==> flow/design.v <==
module subbytes#(
    parameter SBOX_WIDTH = 8,
    parameter SBOX_DEPTH = 256,
    parameter DATA_WIDTH = 16
)(
    input clk,
    input reset_n,
    input sbox_valid, 
    input [SBOX_WIDTH-1:0] sbox_out,
    input tvalid,
    input [DATA_WIDTH-1:0] in,       
    output reg valid,
    output reg [DATA_WIDTH-1:0] out       
);
    localparam NUM_BYTES = DATA_WIDTH / 8;
    reg [7:0] index;
    reg sbox_ready;
    reg [7:0] sbox_slice [0:NUM_BYTES-1][0:255];
    integer i;
    genvar g;
    always @(posedge clk or negedge reset_n) begin
        if (!reset_n) begin
            index <= 0;
            sbox_ready <= 0;
        end else if (sbox_valid && !sbox_ready) begin
            index <= index + 1;
            if (index == SBOX_DEPTH - 1) sbox_ready <= 1;
        end
    end
    generate
        for (g = 0; g < NUM_BYTES; g = g + 1) begin : MEM_WRITE
            always @(posedge clk) begin
                if (sbox_valid && !sbox_ready) begin
                    sbox_slice[g][index] <= sbox_out;
                end
            end
        end
    endgenerate
    wire [7:0] ram_read_data [0:NUM_BYTES-1];
    generate
        for (g = 0; g < NUM_BYTES; g = g + 1) begin : MEM_ASYNC_READ
            assign ram_read_data[g] = sbox_slice[g][in[g*8 +: 8]];
        end
    endgenerate
    always @(posedge clk or negedge reset_n) begin
        if (!reset_n) begin
            valid <= 0;
            out <= 0;
        end else begin
            if (tvalid && sbox_ready) valid <= 1;
            else valid <= 0;
            if (tvalid && sbox_ready) begin
                for (i = 0; i < NUM_BYTES; i = i + 1) begin
                    out[i*8 +: 8] <= ram_read_data[i];
                end
            end
        end
    end
endmodule
### Tool chain data of subbytes

Tool output for the design above, in the order of the flow.
Lines are those of the file above, counted from 1.
Library cell names are shortened.
A cell with -- has no value.

| inputs | value |
|---|---|
| design top | subbytes |
| clock port | clk |
| standard-cell library | sky130hd |
| corner | tt_025C_1v80 |

### After elaboration

Counts by Yosys on the flattened word-level netlist (proc, flatten, opt, wreduce; memories kept). Register bits leave out memories and registers merged into their read ports (data or address); mux counts leave out enables and synchronous resets folded into registers. Print and check cells are left out.
Yosys's memory passes give these memory sizes; they may raise the number of words (mostly to a power of two), join words into wider ones and drop unused or constant bits.

| word-level totals | value |
|---|---|
| flip-flop bits (word level) | 10 |
| latch bits | 0 |
| memory bits (writable) | 4096 |
| bits in read-only memories | 0 |
| word width x clocked read ports | 16 |
| memory cells | 1 |
| word-level cells | 19 |

Memories:

| memory | words | bits a word | read ports | wr ports | line | text |
|---|---|---|---|---|---|---|
| sbox_slice | 512 | 8 | 2 | 2 | 18 | `reg [7:0] sbox_slice [0:NUM_BYTES-1][0:255];` |

| operators by class | value |
|---|---|
| add/subtract/negate cells | 3 |
| multiply operators | 0 |
| div/mod/pow operators | 0 |
| order comparisons | 0 |
| equal/unequal tests | 1 |
| shift-type cells | 0 |
| multiplexer cells | 5 |
| bitwise gates (word level) | 0 |
| reduce/logical cells | 6 |

Operator list:

| cell | number |
|---|---|
| adder 9 x 8 -> 9 bit (first input constant) | 2 |
| 2-to-1 mux 9 bit | 2 |
| adder 8 x 1 -> 8 bit (second input constant) | 1 |
| equality test 8 bit (second input constant) | 1 |
| 2-to-1 mux 8 bit | 1 |
| zero test 1 bit | 3 |
| logical AND 1 bit | 2 |
| AND reduction 2 bit | 1 |
| 2-to-1 mux 1 bit | 2 |

### Logic depth

Depth = most cells in a row (Yosys ltp): at word level without a register or memory, in the mapped netlist without a sequential cell, where the memories' decode and read muxes count.

| logic depth | value |
|---|---|
| depth after elaboration | 3 |
| ABC_AREA | 0 |
| gate-level depth with buffers | 13 |
| depth with buffers taken out | 7 |

### After synthesis

Yosys stat after the flow's synthesis: flattened, memories mapped to cells. It holds for the ABC_AREA given above (unset counts as 0); a run with the other value may have another netlist.
Totals and module areas in this step are rounded.

Cells by type:

| type | number | area in all (um^2) |
|---|---|---|
| edfxtp_1 | 2048 | 6.15E+04 |
| mux4_2 | 592 | 1.33E+04 |
| mux2i_1 | 885 | 8.86E+03 |
| o22ai_1 | 256 | 1.6E+03 |
| o221ai_1 | 142 | 1.24E+03 |
| buf_6 | 106 | 1.19E+03 |
| nor2_1 | 305 | 1.14E+03 |
| a221oi_1 | 94 | 823.29 |
| a21oi_1 | 149 | 745.715 |
| a211oi_1 | 99 | 743.213 |
| nand2_1 | 196 | 735.706 |
| o21ai_0 | 137 | 685.658 |
| dfrtp_1 | 26 | 650.624 |
| clkbuf_1 | 168 | 630.605 |
| buf_4 | 75 | 563.04 |
| buf_2 | 68 | 340.326 |
| nand3_1 | 60 | 300.288 |
| a2111oi_0 | 33 | 289.027 |

Other cell types: 52; their cells: 357.

| mapped netlist | value |
|---|---|
| cell count | 5796 |
| synthesis area | 0.098 mm^2 |
| flip-flops | 2074 |
| buffers | 467 |

### Timing after synthesis

Source: OpenSTA report_checks on the synthesized netlist (no wires, ideal clock, input and output delay 20% of the period each), path of least setup slack; recovery checks are left aside. Register names are those of the netlist, which keeps one name where synthesis merged equal registers.

| timing path post-synthesis | value |
|---|---|
| path type | in2reg |
| start point | input in[8] |
| end point | register out[15] |
| period | 10000 ps |
| input delay | 2000 ps |
| setup time | 124 ps |
| time at the first pin | 2000 ps |
| arrival | 3963 ps |
| slack | 5913 ps |
| path delay | 2087 ps |
| driving pins on the path | 11 |
| synthesis period reached | 4087 ps |

"path delay" is the arrival time less input delay plus setup time.
"driving pins on the path": output pins that drive a net of the path, with the launching flip-flop's if there is one; two outputs of one cell count as two.
"synthesis period reached" = period - worst setup slack (recovery checks aside). The figure is calculated, with input and output delays left at 20% of the set period.
Between the ends stands the longest chain of elaborated cells between them, by number of cells; it is not shown to be the way that was timed. Of several equally long chains one is given.
Each line given opens the expression or statement behind the cell; cells for indexed reads and writes are added by Yosys, which also makes memories of some case tables.

| on the way, post-synthesis | value |
|---|---|
| cell sequence | buf_4 > buf_8 > buf_8 > buf_6 > buf_4 > buf_4 > mux2i_1 > o22ai_1 > o41ai_1 > nor4_1 > a211o_1 |
| cells in the longest elaborated chain | 1 |
| elaborated cells between the ends (all ways) | 1 |
| source lines of those cells | 1 |
| classes of those cells | add/sub (1) |

Ends and longest elaborated chain, post-synthesis:

| element | line | text |
|---|---|---|
| start: declaration | 11 | `input [DATA_WIDTH-1:0] in,` |
| adder 9 x 8 -> 9 bit | 42 | `assign ram_read_data[g] = sbox_slice[g][in[g*8 +: 8]];` |
| end: declaration | 13 | `output reg [DATA_WIDTH-1:0] out` |

### Timing after layout

Path of least setup slack in the final report of flow run C (OpenROAD, finished layout, wires in). Where an end is a register, its clock arrival counts in the times.
The report prints the path's times to 10 ps; the period is as set.

| timing path after layout | value |
|---|---|
| path type | in2reg |
| start point | input in[1] |
| end point | register out[0] |
| period | 4560 ps |
| input delay | 910 ps |
| setup time | 90 ps |
| time at the first pin | 910 ps |
| arrival | 4830 ps |
| slack | 500 ps |
| driving pins on the path | 10 |

| on the way, after layout | value |
|---|---|
| cell sequence | buf_8 > buf_12 > buf_12 > buf_4 > mux2i_1 > a221oi_1 > o21ai_0 > a311oi_1 > o2111ai_1 > o211ai_1 |

Ends and longest elaborated chain, after layout:

| element | line | text |
|---|---|---|
| start: declaration | 11 | `input [DATA_WIDTH-1:0] in,` |
| end: declaration | 13 | `output reg [DATA_WIDTH-1:0] out` |

No chain of elaborated cells between the ends is given.

Add stored flow runs of subbytes

4 stored runs of subbytes in the flow (synthesis by Yosys, layout by OpenROAD, sky130hd cells), in arbitrary order. Constraints: input delay and output delay 20% of the set period each, output load 0.01 pF.
"achieved clock period": clock period set for the run, less the worst setup slack. It is reckoned from that one timing run; input and output delays stay at 20% of the period that was set.
"critical setup path time" = time allowed to the worst setup path (clock period - input delay - output delay, where it has them) - its slack; a late launch clock adds to it, a late capture clock takes from it.
"total power after layout": no workload was simulated; the value follows from the tool's default switching activity.
"critical setup path time" is given in steps of 10 ps.
Values from the reports are rounded here.

## Flow run A

==> flow/run.sh <==
#!/bin/bash
# the make line also repeats the synthesis and layout settings of config.mk as NAME=value (left out here)
make -C /OpenROAD-flow-scripts/flow DESIGN_CONFIG=/design/flow/config.mk WORK_HOME=/design/flow/orfs CLKGATE_MAP_FILE= finish
==> flow/config.mk <==
export PLATFORM = sky130hd
export DESIGN_NAME = subbytes
export DESIGN_NICKNAME = subbytes
export VERILOG_FILES = /design/flow/design.v
export SDC_FILE = /design/flow/constraint.sdc
export NUM_CORES = 4
export LEC_CHECK = 0
export ABC_AREA = 1
export CAP_MARGIN = 30
export CELL_PAD_IN_SITES_DETAIL_PLACEMENT = 2
export CELL_PAD_IN_SITES_GLOBAL_PLACEMENT = 1
export CORE_ASPECT_RATIO = 1.6
export CORE_MARGIN = 8
export CORE_UTILIZATION = 45
export CTS_CLUSTER_DIAMETER = 232
export CTS_CLUSTER_SIZE = 83
export GPL_TIMING_DRIVEN = 0
export PLACE_DENSITY = 0.6
export SETUP_SLACK_MARGIN = 0.58
export SLEW_MARGIN = 10
export TNS_END_PERCENT = 80
==> flow/constraint.sdc <==
create_clock -name core_clock -period 10.0 [get_ports {clk}]
set_input_delay 2.0000 -clock core_clock [delete_from_list [all_inputs] [get_ports {clk}]]
set_output_delay 2.0000 -clock core_clock [all_outputs]
set_load 0.01 [all_outputs]

Flow run A: stopped before the end: routing reported GRT-0116

## Flow run B

==> flow/run.sh <==
#!/bin/bash
# the make line also repeats the synthesis and layout settings of config.mk as NAME=value (left out here)
make -C /OpenROAD-flow-scripts/flow DESIGN_CONFIG=/design/flow/config.mk WORK_HOME=/design/flow/orfs CLKGATE_MAP_FILE= finish
==> flow/config.mk <==
export PLATFORM = sky130hd
export DESIGN_NAME = subbytes
export DESIGN_NICKNAME = subbytes
export VERILOG_FILES = /design/flow/design.v
export SDC_FILE = /design/flow/constraint.sdc
export NUM_CORES = 4
export LEC_CHECK = 0
export ABC_AREA = 1
export CAP_MARGIN = 15
export CORE_ASPECT_RATIO = 1.6
export CORE_MARGIN = 2
export CORE_UTILIZATION = 45
export CTS_CLUSTER_DIAMETER = 329
export GPL_TIMING_DRIVEN = 0
export PLACE_DENSITY = 0.6
export SLEW_MARGIN = 20
==> flow/constraint.sdc <==
create_clock -name core_clock -period 10.0 [get_ports {clk}]
set_input_delay 2.0000 -clock core_clock [delete_from_list [all_inputs] [get_ports {clk}]]
set_output_delay 2.0000 -clock core_clock [all_outputs]
set_load 0.01 [all_outputs]

Flow run B: stopped before the end: routing reported GRT-0116

## Flow run C

==> flow/run.sh <==
#!/bin/bash
# the make line also repeats the synthesis and layout settings of config.mk as NAME=value (left out here)
make -C /OpenROAD-flow-scripts/flow DESIGN_CONFIG=/design/flow/config.mk WORK_HOME=/design/flow/orfs CLKGATE_MAP_FILE= finish
==> flow/config.mk <==
export PLATFORM = sky130hd
export DESIGN_NAME = subbytes
export DESIGN_NICKNAME = subbytes
export VERILOG_FILES = /design/flow/design.v
export SDC_FILE = /design/flow/constraint.sdc
export NUM_CORES = 4
export LEC_CHECK = 0
export CAP_MARGIN = 20
export CORE_MARGIN = 2
export CORE_UTILIZATION = 45
export PLACE_DENSITY = 0.6
export SLEW_MARGIN = 20
==> flow/constraint.sdc <==
create_clock -name core_clock -period 4.56 [get_ports {clk}]
set_input_delay 0.9120 -clock core_clock [delete_from_list [all_inputs] [get_ports {clk}]]
set_output_delay 0.9120 -clock core_clock [all_outputs]
set_load 0.01 [all_outputs]

| result of flow run C | value |
|---|---|
| total power after layout | 43 mW |
| critical setup path time | 3150 ps |
| worst path kind | in2reg |
| worst slack on setup checks | 500 ps |
| die footprint | 0.22 mm^2 |
| total negative slack | 0 ps |
| standard-cell area after layout | 0.11 mm^2 |
| achieved clock period | 4061 ps |
| post-route utilization | 0.52 |
| netlist area reported by Yosys | 0.098 mm^2 |

## Flow run D

==> flow/run.sh <==
#!/bin/bash
# the make line also repeats the synthesis and layout settings of config.mk as NAME=value (left out here)
make -C /OpenROAD-flow-scripts/flow DESIGN_CONFIG=/design/flow/config.mk WORK_HOME=/design/flow/orfs CLKGATE_MAP_FILE= finish
==> flow/config.mk <==
export PLATFORM = sky130hd
export DESIGN_NAME = subbytes
export DESIGN_NICKNAME = subbytes
export VERILOG_FILES = /design/flow/design.v
export SDC_FILE = /design/flow/constraint.sdc
export NUM_CORES = 4
export LEC_CHECK = 0
export ABC_AREA = 0
export CAP_MARGIN = 20
export CORE_MARGIN = 2
export CORE_UTILIZATION = 22
export GPL_ROUTABILITY_DRIVEN = 0
export GPL_TIMING_DRIVEN = 0
export HOLD_SLACK_MARGIN = -0.02
export MIN_ROUTING_LAYER = met2
export PLACE_DENSITY_LB_ADDON = 0.25
export SETUP_SLACK_MARGIN = -0.69
export SLEW_MARGIN = 0
export TNS_END_PERCENT = 70
==> flow/constraint.sdc <==
create_clock -name core_clock -period 9.16 [get_ports {clk}]
set_input_delay 1.8320 -clock core_clock [delete_from_list [all_inputs] [get_ports {clk}]]
set_output_delay 1.8320 -clock core_clock [all_outputs]
set_load 0.01 [all_outputs]

Flow run D: stopped before the end: routing reported GRT-0232
